==> flow/design.v <==
module subtractor_16bits(
    input [15:0] a,
    input [15:0] b,
    input bin,
    output [15:0] diff,
    output bout
);
    assign {bout, diff} = a - b - bin;
endmodule
module adder_16bits(
    input [15:0] a,
    input [15:0] b,
    input cin,
    output [15:0] sum,
    output cout
);
    assign {cout, sum} = a + b + cin;
endmodule
module multiplier_16bits(
    input [15:0] a,
    input [15:0] b,
    output [31:0] product
);
    assign product = a * b;
endmodule
module divider_16bits(
    input [15:0] dividend,
    input [15:0] divisor,
    output [15:0] quotient,
    output [15:0] remainder
);
    assign quotient = dividend / divisor;
    assign remainder = dividend % divisor;
endmodule
module dff_16bit (
    input      [15:0] d,
    input             clk,
    input             rstn,
    input             en,
    output reg [15:0] q
);
    always @(posedge clk) begin
        if (!rstn)
            q <= 16'b0;
        else if (en)
            q <= d;
    end
endmodule
module unified_computing_system (
    input      [15:0] d_a,           
    input      [15:0] d_b,           
    input      [1:0]  op_code,       
    input             clk,
    input             rstn,
    input             en_a,           
    input             en_b,           
    input             en_result,      
    input             cin,            
    input             bin,            
    output reg [31:0] result,         
    output reg [15:0] remainder,      
    output reg        cout,           
    output reg        bout,           
    output reg        overflow_flag,  
    output reg        error_flag      
);
    wire [15:0] q_a;            
    wire [15:0] q_b;            
    wire [15:0] sum_result;
    wire        sum_cout;
    wire [15:0] diff_result;
    wire        diff_bout;
    wire [31:0] product_result;
    wire [15:0] quotient_result;
    wire [15:0] remainder_result;
    reg [31:0] temp_result;
    reg [15:0] temp_remainder;
    reg        temp_cout;
    reg        temp_bout;
    reg        temp_overflow;
    reg        temp_error;
    dff_16bit register_a_inst (
        .d   (d_a),
        .clk (clk),
        .rstn(rstn),
        .en  (en_a),
        .q   (q_a)
    );
    dff_16bit register_b_inst (
        .d   (d_b),
        .clk (clk),
        .rstn(rstn),
        .en  (en_b),
        .q   (q_b)
    );
    adder_16bits adder_inst (
        .a   (q_a),
        .b   (q_b),
        .cin (cin),
        .sum (sum_result),
        .cout(sum_cout)
    );
    subtractor_16bits subtractor_inst (
        .a    (q_a),
        .b    (q_b),
        .bin  (bin),
        .diff (diff_result),
        .bout (diff_bout)
    );
    multiplier_16bits multiplier_inst (
        .a      (q_a),
        .b      (q_b),
        .product(product_result)
    );
    divider_16bits divider_inst (
        .dividend (q_a),
        .divisor  (q_b),
        .quotient (quotient_result),
        .remainder(remainder_result)
    );
    always @(*) begin
        temp_result = 32'b0;
        temp_remainder = 16'b0;
        temp_cout = 1'b0;
        temp_bout = 1'b0;
        temp_overflow = 1'b0;
        temp_error = 1'b0;
        case(op_code)
            2'b00: begin  
                temp_result = {16'b0, sum_result};
                temp_cout = sum_cout;
                if ((q_a[15] == q_b[15]) && (sum_result[15] != q_a[15])) begin
                    temp_overflow = 1'b1;
                end
            end
            2'b01: begin  
                temp_result = {16'b0, diff_result};
                temp_bout = diff_bout;
                if ((q_a[15] != q_b[15]) && (diff_result[15] != q_a[15])) begin
                    temp_overflow = 1'b1;
                end
            end
            2'b10: begin  
                temp_result = product_result;
                if (product_result[31:16] != 16'b0 && 
                    product_result[31:16] != 16'hFFFF) begin
                    temp_overflow = 1'b1;
                end
            end
            2'b11: begin  
                if (q_b == 16'b0) begin  
                    temp_result = 32'b0;
                    temp_error = 1'b1;
                end else begin
                    temp_result = {16'b0, quotient_result};  
                    temp_remainder = remainder_result;
                end
            end
            default: begin
            end
        endcase
    end
    always @(posedge clk) begin
        if (!rstn) begin
            result <= 32'b0;
            remainder <= 16'b0;
            cout <= 1'b0;
            bout <= 1'b0;
            overflow_flag <= 1'b0;
            error_flag <= 1'b0;
        end
        else if (en_result) begin
            result <= temp_result;
            remainder <= temp_remainder;
            cout <= temp_cout;
            bout <= temp_bout;
            overflow_flag <= temp_overflow;
            error_flag <= temp_error;
        end
    end
endmodule
# From RTL to reports: unified_computing_system
# Module unified_computing_system before and after one edit of its RTL, step after step.
# "orig" refers to lines of the RTL above, "edited" to lines of the edited file.
# "diff": "edited" minus "orig" as printed here. "change_rel_pct": 100 x difference / "orig".
# Cell names lack the library's common part.
# A cell with - has no value.
[inputs]
top_module = "unified_computing_system"
clock = "clk"
cell_library = "sky130hd"
corner = "tt_025C_1v80"

# Edit of the RTL
# The edit as a unified diff against the file above.
# A script made this edit. It changes what the design does and was not meant as an optimisation.
# begin of diff
@@ -31,5 +31,5 @@
 );
     assign quotient = dividend / divisor;
-    assign remainder = dividend % divisor;
+    assign remainder = dividend & divisor;
 endmodule
 module dff_16bit (
# end of diff

# After elaboration
# Source: Yosys, flattened and elaborated, memories not mapped. Widths are those after wreduce. Registers that Yosys merges into a memory's read port (data or address) are not register bits. Print and check cells do not count. Equal cells are merged and count once.
[bits]
columns = ["element", "orig", "edited", "diff", "change_rel_pct"]
rows = [
  ["inputBits", 41, 41, 0, 0.00],
  ["reg_bits", 84, 84, 0, 0.00],
  ["elab_cells", 44, 44, 0, 0.00],
  ["out_inout_bits", 52, 52, 0, 0.00],
]
[op_classes]
columns = ["element", "orig", "edited", "diff", "change_rel_pct"]
rows = [
  ["n_div", 2, 1, -1, -50.00],
  ["mul", 1, 1, 0, 0.00],
  ["logic", 0, 1, 1, "-"],
  ["addsub", 4, 4, 0, 0.00],
  ["muxes", 12, 12, 0, 0.00],
  ["eq_ne", 8, 8, 0, 0.00],
  ["reduce_logical", 9, 9, 0, 0.00],
]
[op_table]
columns = ["op", "orig", "edited", "diff", "change_rel_pct"]
rows = [
  ["16-bit by 16-bit remainder unit with 16-bit output", 1, 0, -1, -100.00],
  ["16-bit AND", 0, 1, 1, "-"],
]
# Operator kinds equal on both sides are left out: 22.

# Logic depth
# Yosys ltp: most cells in a row. Word level: on the elaborated netlist, between registers, memories and ports. Mapped: between sequential cells and ports; inverters and the memories' decode and read muxes count.
[depth]
columns = ["element", "orig", "edited", "diff", "change_rel_pct"]
rows = [
  ["depth_word", 6, 6, 0, 0.00],
  ["abc_area", "0", "0", "-", "-"],
  ["mapped_depth", 142, 135, -7, -4.93],
  ["ltp_nobuf", 131, 126, -5, -3.82],
]

# After synthesis
# Source: synth_stat.txt of the flow (Yosys; design flattened, memories mapped). It holds for the ABC_AREA given above (unset counts as 0); a run with the other value may have another netlist.
[by_type]
columns = ["type", "orig", "edited", "diff", "change_rel_pct"]
rows = [
  ["o21a_1", 67, 41, -26, -38.81],
  ["nand2_1", 288, 266, -22, -7.64],
  ["nand3_1", 35, 51, 16, 45.71],
  ["nand2b_1", 20, 36, 16, 80.00],
  ["a22oi_1", 17, 1, -16, -94.12],
  ["nor3_1", 71, 59, -12, -16.90],
  ["a211oi_1", 12, 24, 12, 100.00],
  ["mux2_2", 19, 30, 11, 57.89],
  ["a21boi_0", 18, 29, 11, 61.11],
  ["nor2b_1", 70, 60, -10, -14.29],
  ["and2_1", 12, 21, 9, 75.00],
  ["o22ai_1", 12, 20, 8, 66.67],
  ["a21oi_1", 116, 123, 7, 6.03],
  ["o21ai_0", 102, 95, -7, -6.86],
  ["or3_1", 28, 21, -7, -25.00],
  ["xor2_1", 43, 49, 6, 13.95],
  ["or2_2", 13, 19, 6, 46.15],
  ["nand4_1", 9, 15, 6, 66.67],
]
# Cell types equal on both sides are left out: 12.
# The list need not be complete.
[synth_totals]
columns = ["element", "orig", "edited", "diff", "change_rel_pct"]
rows = [
  ["yosys_area_um2", 20298.2, 20215.6, -82.6, -0.41],
  ["sequential_area_um2", 1681.6, 1681.6, 0.0, 0.00],
  ["n_buf", 98, 112, 14, 14.29],
  ["ff_cells", 84, 84, 0, 0.00],
  ["mapped_cells", 2569, 2563, -6, -0.23],
]
# The figures by module come from a second, unflattened synthesis with its own total; it is not the netlist above.
[hier_totals]
columns = ["element", "orig", "edited", "diff", "change_rel_pct"]
rows = [
  ["hier_cells", 2751, 2677, -74, -2.69],
  ["hier_area_um2", 22250.1, 21650.8, -599.3, -2.69],
]
# Each row is one instance without its submodules.
[modules_orig]
columns = ["module", "n_inst", "cells", "area_um2"]
rows = [
  ["multiplier_16bits", 1, 999, 8584.5],
  ["divider_16bits", 1, 1120, 7838.8],
  ["unified_computing_system", 1, 262, 2623.8],
  ["dff_16bit", 2, 51, 615.6],
  ["subtractor_16bits", 1, 174, 1224.9],
  ["adder_16bits", 1, 94, 747.0],
]
[modules_edited]
columns = ["module", "n_inst", "cells", "area_um2"]
rows = [
  ["multiplier_16bits", 1, 1018, 8694.6],
  ["divider_16bits", 1, 1027, 7129.3],
  ["unified_computing_system", 1, 262, 2623.8],
  ["dff_16bit", 2, 51, 615.6],
  ["subtractor_16bits", 1, 174, 1224.9],
  ["adder_16bits", 1, 94, 747.0],
]

# Timing after synthesis
# Source: OpenSTA report_checks on the synthesized netlist (no wires, ideal clock, input and output delay 20% of the period each), path of least setup slack; recovery checks are left aside. Register names are those of the netlist, which keeps one name where synthesis merged equal registers.
[synth_timing]
columns = ["element", "orig", "edited", "diff", "change_rel_pct"]
rows = [
  ["path_type", "register to register", "register to register", "-", "-"],
  ["start", "register register_b_inst.q[13]", "register register_b_inst.q[0]", "-", "-"],
  ["end", "register remainder[12]", "register result[0]", "-", "-"],
  ["required_time_ps", 25878, 25873, -5, -0.02],
  ["path_buffers", 10, 10, 0, 0.00],
  ["stages", 133, 123, -10, -7.52],
  ["path_delay_ps", 28183, 27002, -1181, -4.19],
  ["path_slack_ps", -2183, -1002, 1181, "-"],
  ["arrival_time_ps", 28061, 26875, -1186, -4.23],
  ["period_ps", 26000, 26000, 0, 0.00],
  ["period_less_setup_slack_ps", 28183, 27002, -1181, -4.19],
]
# "path_delay_ps" = arrival - input delay + setup time.
# "stages": output pins that drive a net of the path, with the launching flip-flop's if there is one; two outputs of one cell count as two.
# "period_less_setup_slack_ps" = period - worst setup slack (recovery checks aside). The figure is calculated, with input and output delays left at 20% of the set period.
# The rows between start and end are the longest chain of elaborated cells between them; the timing report does not say that the signal goes this way. Where chains are equally long, one stands for them.
# A line is the first line of the expression or statement that the cell stems from. Yosys adds cells for indexed reads and writes and turns some case tables into memories.
[synth_via_orig]
path_cell_list = "dfxtp_1 > buf_6 > or3_1 > nor2_1 > and2_1 > and3_1 > a21oi_1 > a21oi_1 > ha_1 > o21a_1 > o21ai_0 > or3_1 > mux2_2 > inv_1 > ha_1 > o21a_1 > o21a_1 > o211ai_1 > (+97 left out) > a31oi_1 > nor2b_1 > o21ai_0 > clkbuf_1 > o21ai_0 > fa_1 > a21o_1 > a21oi_1 > o21bai_1 > a211oi_1 > o21bai_1 > a21o_1 > a21o_1 > nor4_1 > o41a_1 > buf_1 > nor3_1 > a221o_1"
elab_chain_len = 3
[synth_lines_orig]
columns = ["element", "line", "source"]
rows = [
  ["from (decl)", 40, "output reg [15:0] q"],
  ["from (assign)", 44, "q <= 16'b0;"],
  ["from (assign)", 46, "q <= d;"],
  ["16-bit by 16-bit remainder unit with 16-bit output", 33, "assign remainder = dividend % divisor;"],
  ["16-bit 2-to-1 mux", 151, "if (q_b == 16'b0) begin"],
  ["16-bit case mux with 2-bit select", 128, "case(op_code)"],
  ["to (assign)", 166, "remainder <= 16'b0;"],
  ["to (assign)", 174, "remainder <= temp_remainder;"],
  ["to (decl)", 61, "output reg [15:0] remainder,"],
]
[synth_via_edited]
path_cell_list = "dfxtp_1 > inv_1 > ha_1 > a41o_1 > a21oi_1 > a21oi_1 > ha_1 > or3_1 > and3_1 > a2111oi_0 > nand2b_1 > inv_1 > ha_1 > o221ai_1 > or2_0 > clkbuf_1 > o32ai_1 > ha_1 > (+87 left out) > o21a_1 > a221o_1 > and2_1 > o31ai_1 > clkbuf_1 > nand2_1 > o21ai_0 > ha_1 > a21o_1 > a21o_1 > a21o_1 > a21o_1 > a21o_1 > a21o_1 > a21oi_1 > o21ai_0 > a221oi_1 > o21ai_0"
elab_chain_len = 3
[synth_lines_edited]
columns = ["element", "line", "source"]
rows = [
  ["from (decl)", 40, "output reg [15:0] q"],
  ["from (assign)", 44, "q <= 16'b0;"],
  ["from (assign)", 46, "q <= d;"],
  ["16-bit by 16-bit divider with 16-bit output", 32, "assign quotient = dividend / divisor;"],
  ["16-bit 2-to-1 mux", 151, "if (q_b == 16'b0) begin"],
  ["32-bit case mux with 4-bit select", 128, "case(op_code)"],
  ["to (assign)", 165, "result <= 32'b0;"],
  ["to (assign)", 173, "result <= temp_result;"],
  ["to (decl)", 60, "output reg [31:0] result,"],
]

# Worst path after layout
# Path of least setup slack in the final report of the runs of pair A (OpenROAD, finished layout, wires in). Where an end is a register, its clock arrival counts in the times.
# The path's times are printed in steps of 10 ps; the period is the one set.
[layout_timing]
columns = ["element", "orig", "edited", "diff", "change_rel_pct"]
rows = [
  ["path_type", "register to register", "register to register", "-", "-"],
  ["start", "register register_b_inst.q[14]", "register register_a_inst.q[6]", "-", "-"],
  ["end", "register remainder[6]", "register result[0]", "-", "-"],
  ["path_slack_ps", 490, 730, 240, "-"],
  ["stages", 128, 116, -12, -9.38],
  ["period_ps", 26000, 26000, 0, 0.00],
  ["required_time_ps", 26310, 26240, -70, -0.27],
  ["path_buffers", 6, 8, 2, 33.33],
  ["arrival_time_ps", 25820, 25510, -310, -1.20],
]
# The rows between start and end are the longest chain of elaborated cells between them; the timing report does not say that the signal goes this way. Where chains are equally long, one stands for them.
[layout_via_orig]
path_cell_list = "dfxtp_2 > or3_4 > nor2_4 > and2_4 > and3_4 > a21oi_2 > ha_1 > o21a_1 > o21ai_2 > or3_4 > mux2_4 > inv_4 > ha_4 > o21a_1 > o21a_1 > o211ai_1 > mux2_4 > inv_2 > (+92 left out) > nor2b_4 > o21ai_4 > buf_12 > nor3_1 > a21o_1 > ha_4 > a21oi_4 > nand2b_1 > a211oi_2 > o21bai_2 > a21o_1 > a21o_1 > nor4_2 > o41a_1 > buf_6 > nor2_4 > a32o_1 > a21o_1"
elab_chain_len = 3
[layout_lines_orig]
columns = ["element", "line", "source"]
rows = [
  ["from (decl)", 40, "output reg [15:0] q"],
  ["from (assign)", 44, "q <= 16'b0;"],
  ["from (assign)", 46, "q <= d;"],
  ["16-bit by 16-bit remainder unit with 16-bit output", 33, "assign remainder = dividend % divisor;"],
  ["16-bit 2-to-1 mux", 151, "if (q_b == 16'b0) begin"],
  ["16-bit case mux with 2-bit select", 128, "case(op_code)"],
  ["to (assign)", 166, "remainder <= 16'b0;"],
  ["to (assign)", 174, "remainder <= temp_remainder;"],
  ["to (decl)", 61, "output reg [15:0] remainder,"],
]
[layout_via_edited]
path_cell_list = "dfxtp_1 > nor4_1 > and3_1 > a41o_1 > a21oi_2 > a21oi_1 > ha_1 > or3_1 > and3_4 > a2111oi_4 > nand2b_4 > inv_1 > ha_1 > or2_2 > o221ai_2 > or2_4 > buf_4 > mux2i_1 > (+80 left out) > a221o_1 > o21a_1 > a221o_1 > and2_4 > o31ai_4 > nand2_1 > o21ai_0 > ha_1 > a21o_1 > a21o_1 > a21o_1 > a21o_1 > a21o_1 > a21o_1 > a21oi_2 > o21ai_1 > a221oi_2 > o21ai_1"
elab_chain_len = 3
[layout_lines_edited]
columns = ["element", "line", "source"]
rows = [
  ["from (decl)", 40, "output reg [15:0] q"],
  ["from (assign)", 44, "q <= 16'b0;"],
  ["from (assign)", 46, "q <= d;"],
  ["16-bit by 16-bit divider with 16-bit output", 32, "assign quotient = dividend / divisor;"],
  ["16-bit 2-to-1 mux", 151, "if (q_b == 16'b0) begin"],
  ["32-bit case mux with 4-bit select", 128, "case(op_code)"],
  ["to (assign)", 165, "result <= 32'b0;"],
  ["to (assign)", 173, "result <= temp_result;"],
  ["to (decl)", 60, "output reg [31:0] result,"],
]

# Flow runs
# Runs of the flow (Yosys, OpenROAD) on both versions; the two runs of a pair have the same settings. The constraints put input and output delay at 20% of the set period each and load the outputs with 0.01 pF.
[flow_settings_pair_A]
period_ns = 26.0
CAP_MARGIN = 20
CORE_MARGIN = 2
CORE_UTILIZATION = 40
SLEW_MARGIN = 20
[measured_pair_A]
columns = ["element", "orig", "edited", "diff", "change_rel_pct"]
rows = [
  ["synthesis_area_um2", 20298.2, 20215.6, -82.6, -0.41],
  ["timing.setup.ws_ps", 490, 731, 241, "-"],
  ["total_die_area_um2", 52562.4, 52354.0, -208.4, -0.40],
  ["fin_hold_ws_ps", 455, 460, 5, "-"],
  ["layout_stdcell_area_um2", 25298.0, 24332.1, -965.9, -3.82],
]
[flow_settings_pair_B]
ABC_AREA = 0
CAP_MARGIN = 0
CORE_ASPECT_RATIO = 1.18
CORE_MARGIN = 2
CORE_UTILIZATION = 55
CTS_CLUSTER_DIAMETER = 161
PLACE_DENSITY = 0.6
SETUP_SLACK_MARGIN = 4.24
TNS_END_PERCENT = 30
period_ns = 19.2
SLEW_MARGIN = 20
[measured_pair_B]
columns = ["element", "orig", "edited", "diff", "change_rel_pct"]
rows = [
  ["synthesis_area_um2", 20298.2, 20215.6, -82.6, -0.41],
  ["timing.setup.ws_ps", -5922, -5212, 710, "-"],
  ["total_die_area_um2", 38464.1, 38310.8, -153.3, -0.40],
  ["fin_hold_ws_ps", 459, 459, 0, "-"],
  ["layout_stdcell_area_um2", 27716.6, 26081.3, -1635.3, -5.90],
]
